==> flow/design.v <==
`timescale 1ns/1ns
module IF (
    input           clk,rst,sel,
    input   [31:0]  Shift_address,
    output  [31:0]  PC,
    output  [31:0]  PC_out);
    wire [31:0] PC1;
    assign PC_out = PC + 32'd1;
    mux2_1 mux (PC_out, Shift_address,sel,PC1);
    D_32 d1(PC1,PC,clk,rst);
endmodule
module IF_ID (
    input   [31:0]  in1,in2,
    input           clk,rst,flush,
    output  [31:0]  out1,out2);
    reg [31:0] instr;
    D_32 d1(in1,out1,clk,rst);
    always @ (posedge clk or posedge rst)
    begin
    if(rst==1)
    instr<=32'hFC000000;
    else if(flush)
    instr<=32'hFC000000;
    else
    instr<=in2;
    end
    assign out2 = instr;
endmodule
module ID (
    input       [31:0]  in1,WriteData,
    input               clk,rst,RegWrite,
    input       [4:0]   Destination,
    output      [31:0]  Data1,Data2,
    output      [31:0]  extend,
    output      [4:0]   Rd,Rs,Rt);
    assign extend = {{16{in1[15]}}, in1[15:0]};
    assign Rd = in1[15:11];
    assign Rs = in1[25:21];
    assign Rt = in1[20:16];
    RegFile File (clk,rst,RegWrite,in1[25:21],in1[20:16],Destination,WriteData,Data1,Data2);
endmodule
module control( Instruction, WB,MEM,EX);
    input [31:0] Instruction;
    output       MEM,WB;
    output [3:0] EX;
    reg     [1:0]   ALUOp;
    reg             ALUSrc,Branch,RegWrite,RegDst;
    always @(*) begin
        case(Instruction[31:26])
            6'b000000: begin
                ALUOp = 2'b10;
                ALUSrc = 0;
                Branch = 0;
                RegWrite = 1;
                RegDst = 1;
            end
            6'b000100: begin
                ALUOp = 2'b01;
                ALUSrc = 0;
                Branch = 1;
                RegWrite = 0;
                RegDst = 0;
            end
            6'b001000: begin
                ALUOp = 2'b00;
                ALUSrc = 1;
                Branch = 0;
                RegWrite = 1;
                RegDst = 0;
            end
            default: begin
                ALUOp = 2'b00;
                ALUSrc = 0;
                Branch = 0;
                RegWrite = 0;
                RegDst = 0;
            end
        endcase
    end
    assign WB = RegWrite;
    assign MEM = Branch;
    assign EX = {RegDst,ALUOp,ALUSrc};
endmodule
module RegFile(
    input           clk,reset,RegWrite,
    input   [4:0]   ReadReg1,ReadReg2,WriteReg,
    input   [31:0]  WriteData,
    output  [31:0]  ReadData1,ReadData2);
    wire [31:0] r[31:0];
    wire [31:0] enable;
    wire [31:0] out1,out2;
    genvar i;
    decoder d(WriteReg,enable);
    generate
    for(i=0;i<32;i=i+1) begin : regs
    dff_reg f(clk,reset,RegWrite & enable[i],WriteData,r[i]);
    end
    endgenerate
    assign out1 = r[ReadReg1];
    assign out2 = r[ReadReg2];
    assign ReadData1 = (RegWrite && WriteReg == ReadReg1) ? WriteData : out1;
    assign ReadData2 = (RegWrite && WriteReg == ReadReg2) ? WriteData : out2;
endmodule
module ID_EX (
    input   [31:0]  in1, in2, in3, in4,
    input   [4:0]   in5,in6,in7,
    input   [3:0]   ex_in,
    input           clk,rst,flush,mem_in,wb_in,
    output  [4:0]   Rd,Rs,Rt,
    output  [31:0]  A,B,Address,extend,
    output          mem_out,wb_out,ALUSrc,RegDst,
    output  [1:0]   ALUOp);
    D_32 d1(in1,A,clk,rst);
    D_32 d2(in2,B,clk,rst);
    D_32 d3(in3,Address,clk,rst);
    D_32 d4(in4,extend,clk,rst);
    D_5 d5(in5,Rd,clk,rst);
    D_5 d6(in6,Rs,clk,rst);
    D_5 d7(in7,Rt,clk,rst);
    d_ff     ff1     (.clk(clk),.rst(rst),.d(wb_in & ~flush),.q(wb_out));
    d_ff     ff3     (.clk(clk),.rst(rst),.d(mem_in & ~flush),.q(mem_out));
    d_ff     ff6     (.clk(clk),.rst(rst),.d(ex_in[0]),.q(ALUSrc));
    d_ff     ff8     (.clk(clk),.rst(rst),.d(ex_in[1]),.q(ALUOp[0]));
    d_ff     ff9     (.clk(clk),.rst(rst),.d(ex_in[2]),.q(ALUOp[1]));
    d_ff     ff10    (.clk(clk),.rst(rst),.d(ex_in[3]),.q(RegDst));
endmodule
module EX(
    input   [31:0]  pc,extended,reg1,reg2,data,wbdata,
    input           ALUSrc,RegDst,
    input   [1:0]   ALUOp,
    input   [4:0]   Rd,Rt,
    input   [1:0]   A,B,
    output  [31:0]  pc_in,alu_result,
    output  [4:0]   dst,
    output          zero);
    wire [31:0] ALUIn1,ALUIn2,ALUIn2_temp;
    wire op0,op1,op2;
    bit32ADD pc_add      (.in1(pc),.in2(extended<<2),.out(pc_in));
    mux2_1   mux_alu     (.in1(ALUIn2_temp),.in2(extended),.sel(ALUSrc),.out(ALUIn2));
    mux3_1   mux_alu_2   (.in1(reg2),.in2(data),.in3(wbdata),.sel(B),.out(ALUIn2_temp));
    mux3_1   mux_alu_1   (.in1(reg1),.in2(data),.in3(wbdata),.sel(A),.out(ALUIn1));
    MyALU    alu         (.in1(ALUIn1),.in2(ALUIn2),.op({op0|op2,op1}),.alu_result(alu_result),.zero(zero));
    ALU_ctrl ctrl        (.func(extended[5:0]),.alu_op0(ALUOp[0]),.alu_op1(ALUOp[1]),.op({op2,op1,op0}));
    assign dst = RegDst ? Rd : Rt;
endmodule
module MyALU(
    input [31:0] in1,in2,
    input [1:0] op,
    output [31:0] alu_result,
    output zero);
    wire [31:0] and_wire, or_wire, add_wire, sub_wire;
    bit32AND  and_op    (.in1(in1),.in2(in2),.out(and_wire));
    bit32OR   or_op     (.in1(in1),.in2(in2),.out(or_wire));
    bit32ADD  add_op    (.in1(in1),.in2(in2),.out(add_wire));
    bit32SUB  sub_op    (.in1(in1),.in2(in2),.out(sub_wire));
    bit32_4to1mux mux (.in1(and_wire),.in2(add_wire),.in3(or_wire),.in4(sub_wire),.sel(op),.out(alu_result));
    assign zero = (alu_result == 32'b0);
endmodule
module ALU_ctrl (func,alu_op0,alu_op1,op);
    input alu_op0,alu_op1;
    input [5:0] func;
    output [2:0] op;
    assign op[0] = (~alu_op1 & alu_op0) | (alu_op1 & func[1]);
    assign op[1] = (~func[2]) | (~alu_op1);
    assign op[2] = (func[1] & alu_op1) | alu_op0;
endmodule
module EX_MEM(
    input   [31:0]  pc_in,alu_result_in,
    input   [4:0]   dstreg_in,
    input           zero_in,clk,rst,flush,wb_in,mem_in,
    output  [31:0]  pc_out,alu_result_out,
    output  [4:0]   dstreg_out,
    output          zero_out,mem_out,wb_out);
    D_32   pc_reg              (.in(pc_in),.clk(clk),.rst(rst),.out(pc_out));
    D_32   alu_result_reg      (.in(alu_result_in),.clk(clk),.rst(rst),.out(alu_result_out));
    D_5    dstreg_reg          (.in(dstreg_in),.clk(clk),.rst(rst),.out(dstreg_out));
    d_ff   zero_reg            (.d(zero_in),.clk(clk),.rst(rst),.q(zero_out));
    d_ff   RegWrite_reg        (.d(wb_in & ~flush),.clk(clk),.rst(rst),.q(wb_out));
    d_ff   branch_reg          (.d(mem_in & ~flush),.clk(clk),.rst(rst),.q(mem_out));
endmodule
module MEM(
    input           branch,zero,
    output          PCSrc);
    and     g1          (PCSrc,branch,zero);
endmodule
module MEM_WB(
    input   [31:0]  alu_result_in,
    input   [4:0]   dstreg_in,
    input           clk,rst,wb_in,
    output  [31:0]  alu_result_out,
    output  [4:0]   dstreg_out,
    output          RegWrite);
    D_32   alu_result  (.in(alu_result_in),.clk(clk),.rst(rst),.out(alu_result_out));
    D_5    dstreg_reg  (.in(dstreg_in),.clk(clk),.rst(rst),.out(dstreg_out));
    d_ff   wb_reg      (.d(wb_in),.clk(clk),.rst(rst),.q(RegWrite));
endmodule
module WB(
    input   [31:0]  alu_result,
    output  [31:0]  write_data);
    assign write_data = alu_result;
endmodule
module hazard(input [4:0] Rs,Rt,Rd_mem,Rd_wb,
    input wb_mem,wb_wb,
    output reg [1:0] A,B);
    always @(*) begin
        if (wb_mem && Rs == Rd_mem)     A = 2'd1;
        else if (wb_wb && Rs == Rd_wb)  A = 2'd2;
        else                            A = 2'd0;
        if (wb_mem && Rt == Rd_mem)     B = 2'd1;
        else if (wb_wb && Rt == Rd_wb)  B = 2'd2;
        else                            B = 2'd0;
    end
endmodule
module mux2_1(in1,in2,sel,out);
    input [31:0] in1,in2;
    input sel;
    output reg [31:0]out;
    always @*
    begin
    case (sel)
    1'b0: out=in1;
    1'b1: out=in2;
    endcase
    end
endmodule
module mux3_1(in1,in2,in3,sel,out);
    input [31:0] in1,in2,in3;
    input [1:0] sel;
    output reg [31:0]out;
    always @*
    begin
    case (sel)
    2'd1: out=in2;
    2'd2: out=in3;
    default: out=in1;
    endcase
    end
endmodule
module bit32_4to1mux(
    output [31:0] out,
    input [31:0] in1,in2,in3,in4,
    input [1:0] sel);
    wire [31:0] out1,out2;
    mux2_1 mux1(.out(out1),.sel(sel[0]),.in1(in1),.in2(in2));
    mux2_1 mux2(.out(out2),.sel(sel[0]),.in1(in3),.in2(in4));
    mux2_1 mux3(.out(out),.sel(sel[1]),.in1(out1),.in2(out2));
endmodule
module bit32AND (
    output [31:0] out,
    input [31:0] in1,in2);
    assign {out}=in1 & in2;
endmodule
module bit32OR (
    output [31:0] out,
    input [31:0] in1,in2);
    assign {out}=in1 | in2;
endmodule
module bit32ADD (
    output [31:0] out,
    input [31:0] in1,in2);
    assign {out}=in1 + in2;
endmodule
module bit32SUB (
    output [31:0] out,
    input [31:0] in1,in2);
    assign {out}=in1 + (~in2) + 1;
endmodule
module d_ff(
    input d,clk,rst,
    output reg q);
    always @(posedge clk or posedge rst) begin
        if(rst)
            q <= 1'b0;
        else
            q <= d;
    end
endmodule
module D_32(in,out,clk,rst);
    input[31:0] in;
    input clk,rst;
    output reg [31:0] out;
    always @ (posedge clk or posedge rst)
    begin
    if(rst==1)
    out<=0;
    else
    out<=in;
    end
endmodule
module dff_reg(clk,rst,en,D,Q);
    input [31:0] D;
    input clk,rst,en;
    output reg [31:0]Q;
    always @(posedge clk or posedge rst)
    begin
    if(rst==1)
    Q<=32'd0;
    else if(en)
    Q<=D;
    end
endmodule
module D_5(in,out,clk,rst);
    input[4:0] in;
    input clk,rst;
    output reg [4:0] out;
    always @ (posedge clk or posedge rst)
    begin
    if(rst==1)
    out<=0;
    else
    out<=in;
    end
endmodule
module decoder(in,out);
    input [4:0] in;
    output [31:0] out;
    assign out = 32'd1 << in;
endmodule
module mips_top (
    input           clk,
    input           rst,
    output  [31:0]  imem_addr,
    input   [31:0]  imem_data,
    output          wb_en,
    output  [4:0]   wb_reg,
    output  [31:0]  wb_data);
    wire            flush;
    wire            PCSrc,RegWrite,ALUSrc,RegDst,zero_EXOut,zero_MEMIn,branch;
    wire    [1:0]   ALUOp;
    wire    [3:0]   EX_ctrl;
    wire            MEM_ctrl,MEM_ctrl1;
    wire            WB_ctrl,WB_ctrl1,WB_ctrl2;
    wire    [31:0]  Shift_address,WriteData;
    wire    [31:0]  Rs_IDOut,Rt_IDOut,Rs_EXIn,Rt_EXIn;
    wire    [31:0]  extended_IDOut,extended_EXIn;
    wire    [31:0]  instr_IDIn;
    wire    [31:0]  PC_IFOut,PC_IDIn,PC_EXIn,PC_EXOut;
    wire    [31:0]  ALUResult_EXOut,ALUResult_MEMIn,ALUResult_WBIn;
    wire    [1:0]   a,b;
    wire    [4:0]   WriteReg,Rs_out,Rt_out,Rd_addr_IDOut,Rs_Addr_ID_out,Rt_Addr_ID_out,Rd_addr_EXIn,Dst_EXOut,Rd_addr_MEMIn;
    IF      fetch   (.clk(clk),.rst(rst),.sel(PCSrc),.Shift_address(Shift_address),.PC_out(PC_IFOut),.PC(imem_addr));
    IF_ID   if_id   (.clk(clk),.rst(rst),.flush(flush),.in1(PC_IFOut),.in2(imem_data),.out1(PC_IDIn),.out2(instr_IDIn));
    ID      decode  (.clk(clk),.rst(rst),.in1(instr_IDIn),.WriteData(WriteData),.RegWrite(RegWrite),
                     .Destination(WriteReg),.Data1(Rs_IDOut),.Data2(Rt_IDOut),.extend(extended_IDOut),
                     .Rd(Rd_addr_IDOut),.Rs(Rs_out),.Rt(Rt_out));
    control ctrl    (.Instruction(instr_IDIn),.EX(EX_ctrl),.MEM(MEM_ctrl),.WB(WB_ctrl));
    ID_EX   id_ex   (.clk(clk),.rst(rst),.flush(flush),.in1(Rs_IDOut),.in2(Rt_IDOut),.in3(PC_IDIn),.in4(extended_IDOut),
                     .in5(Rd_addr_IDOut),.in6(Rs_out),.in7(Rt_out),.ex_in(EX_ctrl),.mem_in(MEM_ctrl),.wb_in(WB_ctrl),
                     .Rd(Rd_addr_EXIn),.A(Rs_EXIn),.B(Rt_EXIn),.Address(PC_EXIn),.extend(extended_EXIn),
                     .wb_out(WB_ctrl1),.mem_out(MEM_ctrl1),.ALUSrc(ALUSrc),.RegDst(RegDst),.ALUOp(ALUOp),
                     .Rs(Rs_Addr_ID_out),.Rt(Rt_Addr_ID_out));
    EX      execute (.pc(PC_EXIn),.extended(extended_EXIn),.reg1(Rs_EXIn),.reg2(Rt_EXIn),.ALUSrc(ALUSrc),.RegDst(RegDst),
                     .ALUOp(ALUOp),.Rd(Rd_addr_EXIn),.Rt(Rt_Addr_ID_out),.dst(Dst_EXOut),
                     .pc_in(PC_EXOut),.alu_result(ALUResult_EXOut),.zero(zero_EXOut),
                     .data(ALUResult_MEMIn),.wbdata(WriteData),.A(a),.B(b));
    EX_MEM  ex_mem  (.clk(clk),.rst(rst),.flush(flush),.pc_in(PC_EXOut),.alu_result_in(ALUResult_EXOut),.dstreg_in(Dst_EXOut),
                     .zero_in(zero_EXOut),.wb_in(WB_ctrl1),.mem_in(MEM_ctrl1),.pc_out(Shift_address),
                     .alu_result_out(ALUResult_MEMIn),.dstreg_out(Rd_addr_MEMIn),.zero_out(zero_MEMIn),.mem_out(branch),
                     .wb_out(WB_ctrl2));
    MEM     mem     (.PCSrc(PCSrc),.branch(branch),.zero(zero_MEMIn));
    MEM_WB  mem_wb  (.clk(clk),.rst(rst),.alu_result_in(ALUResult_MEMIn),.dstreg_in(Rd_addr_MEMIn),.wb_in(WB_ctrl2),
                     .alu_result_out(ALUResult_WBIn),.dstreg_out(WriteReg),.RegWrite(RegWrite));
    WB      WriteBack (.alu_result(ALUResult_WBIn),.write_data(WriteData));
    hazard  hz      (.Rs(Rs_Addr_ID_out),.Rt(Rt_Addr_ID_out),.Rd_mem(Rd_addr_MEMIn),.Rd_wb(WriteReg),
                     .wb_mem(WB_ctrl2),.wb_wb(RegWrite),.A(a),.B(b));
    assign flush = PCSrc;
    assign wb_en   = RegWrite;
    assign wb_reg  = WriteReg;
    assign wb_data = WriteData;
endmodule
# == From RTL to reports: mips_top ==
# What the tools print for mips_top, step after step.
# Lines are those of the file above, counted from 1.
# Cell names lack the library's common part.
# The mark - stands for no value.
# inputs
top_module,mips_top
clk_port,clk
lib,sky130hd
pvt_corner,tt_025C_1v80

# == After elaboration ==
# Source: Yosys, flattened and elaborated. Widths are those after wreduce; folded enables and synchronous resets count as part of the registers. Registers that Yosys merges into a memory's read port (data or address) are not register bits. Print and check cells do not count. Equal cells are merged and count once.
# bits
wordCells,222
regBits,1363
out_inout_bits,70
input_bits,34
# op_classes
mux,22
add_sub_neg,5
n_reduce_logical,11
shifts,1
bitwise,52
equal,74
# ops
cell,n
case mux 32 bit (select 32 bit),2
case mux 32 bit (select 2 bit),7
== test 5 bit (second input constant),32
adder 32 bit,3
two-way mux 32 bit,3
== test 5 x 4 -> 1 bit (second input constant),16
adder 32 x 1 -> 32 bit (second input constant),2
== test 5 x 3 -> 1 bit (second input constant),8
AND 1 bit,39
<< shifter 1 x 5 -> 32 bit (first input constant),1
AND 32 bit,1
OR 32 bit,1
NOT 32 bit,1
zero test 32 bit,1
== test 5 bit,6
== test 5 x 2 -> 1 bit (second input constant),4
== test 5 x 1 -> 1 bit (second input constant),2
zero test 5 bit,2
two-way mux 2 bit,4
logical AND 1 bit,6
NOT 1 bit,6
== test 6 x 3 -> 1 bit (second input constant),1
== test 6 x 4 -> 1 bit (second input constant),1
zero test 6 bit,1
two-way mux 5 bit,1
OR 1 bit,4
== test 2 x 1 -> 1 bit (second input constant),2
== test 2 bit (second input constant),2
# Not listed: further kinds 3, cells in them 6.

# == Logic depth ==
# Longest topological path by Yosys (ltp), each cell counted once; first at word level (registers and memories cut), then after technology mapping (sequential cells cut; the memories' decode and read muxes count).
# logic_depth
word_depth,13
ABC_AREA,1
depth_mapped,32
mapped_depth_nobuf,30

# == Synthesis result ==
# Source: synth_stat.txt of the flow (Yosys; design flattened, memories mapped). It holds for the ABC_AREA given above (unset counts as 0); a run with the other value may have another netlist.
# The area totals of this step are shown rounded.
# types
cell,n,type_area_um2
dfrtp_1,1352,3.38E+04
nand2_1,2262,8.49E+03
o21ai_0,1300,6506.24
inv_1,1037,3.89E+03
a221oi_1,249,2.18E+03
o22ai_1,345,2158.32
nor2_1,453,1.7E+03
ha_1,126,1.58E+03
clkbuf_1,384,1.44E+03
nand3_1,269,1.35E+03
a21oi_1,179,895.859
buf_2,131,655.629
nand4_1,95,594.32
nor4_1,67,419.152
xor2_1,39,341.578
a221oi_2,20,300.288
o21ai_1,57,285.274
o2111ai_1,31,271.51
# Not listed: further types 44, cells in them 417.
# mapped
cell_count,8813
ff_cells,1358
buf_cells,542
mapped_area_um2,70000
sequential_area_um2,34000

# == Timing after synthesis ==
# Path of least setup slack by OpenSTA after synthesis, without wires, with an ideal clock, recovery checks aside; 20% of the period is set as input and as output delay. Where synthesis merged equal registers, the netlist keeps one of their names.
# synth_timing
path_kind,reg-to-reg
from,register mem_wb.dstreg_reg.out[0]
to,register ex_mem.zero_reg.q
path_stages,30
setup_time_ns,0.071
launch_ns,0.000
tclk_ns,8.0
path_buffers,1
arrival_ns,3.624
setup_slack_ns,4.305
required_time_ns,7.929
delay_ns,3.695
synth_period_reached_ns,3.695
# "delay_ns" is the arrival time less input delay plus setup time.
# "path_stages" counts driving pins, that of a launching flip-flop among them; a cell with two outputs on the path counts twice.
# "synth_period_reached_ns" = period - worst setup slack (recovery checks aside). The figure is calculated, with input and output delays left at 20% of the set period.
# The rows between start and end are the longest chain of elaborated cells between them; the timing report does not say that the signal goes this way. Where chains are equally long, one stands for them.
# A line is the first line of the expression or statement that the cell stems from. Yosys adds cells for indexed reads and writes and turns some case tables into memories.
# synth_via
path_cell_list,dfrtp_1 buf_2 inv_2 nand2_1 o21ai_0 nor2_1 o211ai_1 nor4_2 inv_1 nand2_2 inv_2 a221oi_1 inv_1 ha_1 fa_1 inv_1 nand3_1 nand2_1 nand2_1 nand2_1 nand2_1 nand2_1 nand2_1 nand3_1 nand3_1 nand2_1 nand2_1 nor3_1 nand3_1 nor2_1
elab_chain_len,13
cone_cells,25
cone_lines,11
cone_classes,add/sub (3); eq/ne (6); mux (10); logic (3); reduce/logical (3)
# synth_rtl
item,line,rtl
from (decl),305,output reg [4:0] out;
from (assign),309,out<=0;
from (assign),311,out<=in;
== test 5 bit,210,else if (wb_wb && Rt == Rd_wb)  B = 2'd2;
logical AND 1 bit,210,
two-way mux 2 bit,210,
two-way mux 2 bit,209,if (wb_mem && Rt == Rd_mem)     B = 2'd1;
== test 2 bit,232,case (sel)
case mux 32 bit (select 2 bit),232,
case mux 32 bit (select 2 bit),220,case (sel)
NOT 32 bit,266,assign {out}=in1 + (~in2) + 1;
adder 32 bit,266,
adder 32 x 1 -> 32 bit,266,
case mux 32 bit (select 2 bit) (2 in a row),220,
zero test 32 bit,157,assign zero = (alu_result == 32'b0);
to (assign),273,q <= 1'b0;
to (assign),275,q <= d;
to (decl),270,output reg q);
# Some nets on the timed path still bear RTL names; the line given drives or declares the net.
# synth_named_nets
net,line
ALUResult_EXOut[30],220

# == Worst path after layout ==
# From the final timing report of flow run 4: the path of least setup slack in the routed layout; clock arrival at registers is part of the times.
# layout_timing
path_kind,reg-to-reg
from,register if_id.instr[21]
to,register id_ex.d1.out[3]
setup_time_ns,0.08
tclk_ns,5.19
launch_ns,0.79
path_stages,11
setup_slack_ns,0.80
required_time_ns,5.92
arrival_ns,5.12
path_buffers,1
# The rows between start and end are the longest chain of elaborated cells between them; the timing report does not say that the signal goes this way. Where chains are equally long, one stands for them.
# A register here has more assigning lines than the two given.
# layout_via
path_cell_list,dfrtp_1 nor2_2 nand3_2 inv_1 buf_4 a22oi_1 o2111ai_1 nor2_1 nand4_1 inv_1 o22ai_1
elab_chain_len,3
cone_cells,36
cone_lines,2
cone_classes,eq/ne (32); mux (2); reduce/logical (2)
# layout_rtl
item,line,rtl
from (decl),16,reg [31:0] instr;
from (assign),21,instr<=32'hFC000000;
from (assign),25,instr<=in2;
== test 5 bit,99,assign out1 = r[ReadReg1];
case mux 32 bit (select 32 bit),99,
two-way mux 32 bit,101,assign ReadData1 = (RegWrite && WriteReg == ReadReg1) ? WriteData : out1;
to (assign),285,out<=0;
to (assign),287,out<=in;
to (decl),281,output reg [31:0] out;

# Module mips_top, platform sky130hd: 5 stored runs of the flow (Yosys, OpenROAD) with differing settings, in no particular order. Input and output delays are each 20% of the period that was set; the output load is 0.01 pF.
# "achieved_clock_period_ns": clock period set for the run, less the worst setup slack. It is reckoned from that one timing run; input and output delays stay at 20% of the period that was set.
# "worst_path_allowed_less_slack_ns" is the time allowed to the run's worst setup path (the clock period less input and output delay, where it has them) less its slack. Clock arrival times count: a late capture clock shortens it, a late launch clock lengthens it.
# "totalPower_uw" is the tool's figure for a default switching activity; nothing was simulated.
# Values from the reports are rounded here.
# A setting shown as . is not set for that run.
# A result given as . is not shown for that run.
run,ABC_AREA,CELL_PAD_IN_SITES_DETAIL_PLACEMENT,CELL_PAD_IN_SITES_GLOBAL_PLACEMENT,CORE_ASPECT_RATIO,CORE_MARGIN,CORE_UTILIZATION,CTS_CLUSTER_DIAMETER,CTS_CLUSTER_SIZE,GPL_ROUTABILITY_DRIVEN,GPL_TIMING_DRIVEN,HOLD_SLACK_MARGIN,MAX_ROUTING_LAYER,MIN_ROUTING_LAYER,PLACE_DENSITY_LB_ADDON,SLEW_MARGIN,TNS_END_PERCENT,period_ns,CAP_MARGIN,PLACE_DENSITY,SETUP_SLACK_MARGIN,synthesis_area_um2,ws_setup_ns,final_util_pct,die_footprint_um2,worst_path_allowed_less_slack_ns,worst_setup_path_type,post_route_stdcell_area_um2,fin_hold_ws_ns,achieved_clock_period_ns,setup_tns_ns,totalPower_uw
flow run 1,1,2,0,0.58,10,40,176,82,0,0,0.14,met4,met2,0.04,15,20,8.0,20,.,.,.,.,.,.,.,.,.,.,.,.,.
flow run 2,.,1,3,0.88,2,62,110,97,.,1,0.2,.,.,.,40,40,5.19,20,0.42,0.21,.,.,.,.,.,.,.,.,.,.,.
flow run 3,1,2,.,.,9,40,.,.,0,.,0.04,met4,met2,0.04,15,.,8.0,20,.,.,.,.,.,.,.,.,.,.,.,.,.
flow run 4,1,1,3,0.88,2,32,110,97,0,1,.,.,.,.,10,20,5.19,20,0.42,0.94,70000,0.802,37.1,222000,4.39,reg-to-reg,80900,0.361,4.388,0.000,20200
flow run 5,.,.,.,.,2,40,.,.,.,.,.,.,.,.,20,.,8.37,20,0.6,.,68100,1.62,45.7,174000,6.75,reg-to-reg,77400,0.340,6.746,0.000,15200
# Flow run 1: no final report: routing broke off with GRT-0116
# Flow run 2: no final report: placement broke off with GPL-0301
# Flow run 3: no final report: routing broke off with GRT-0116
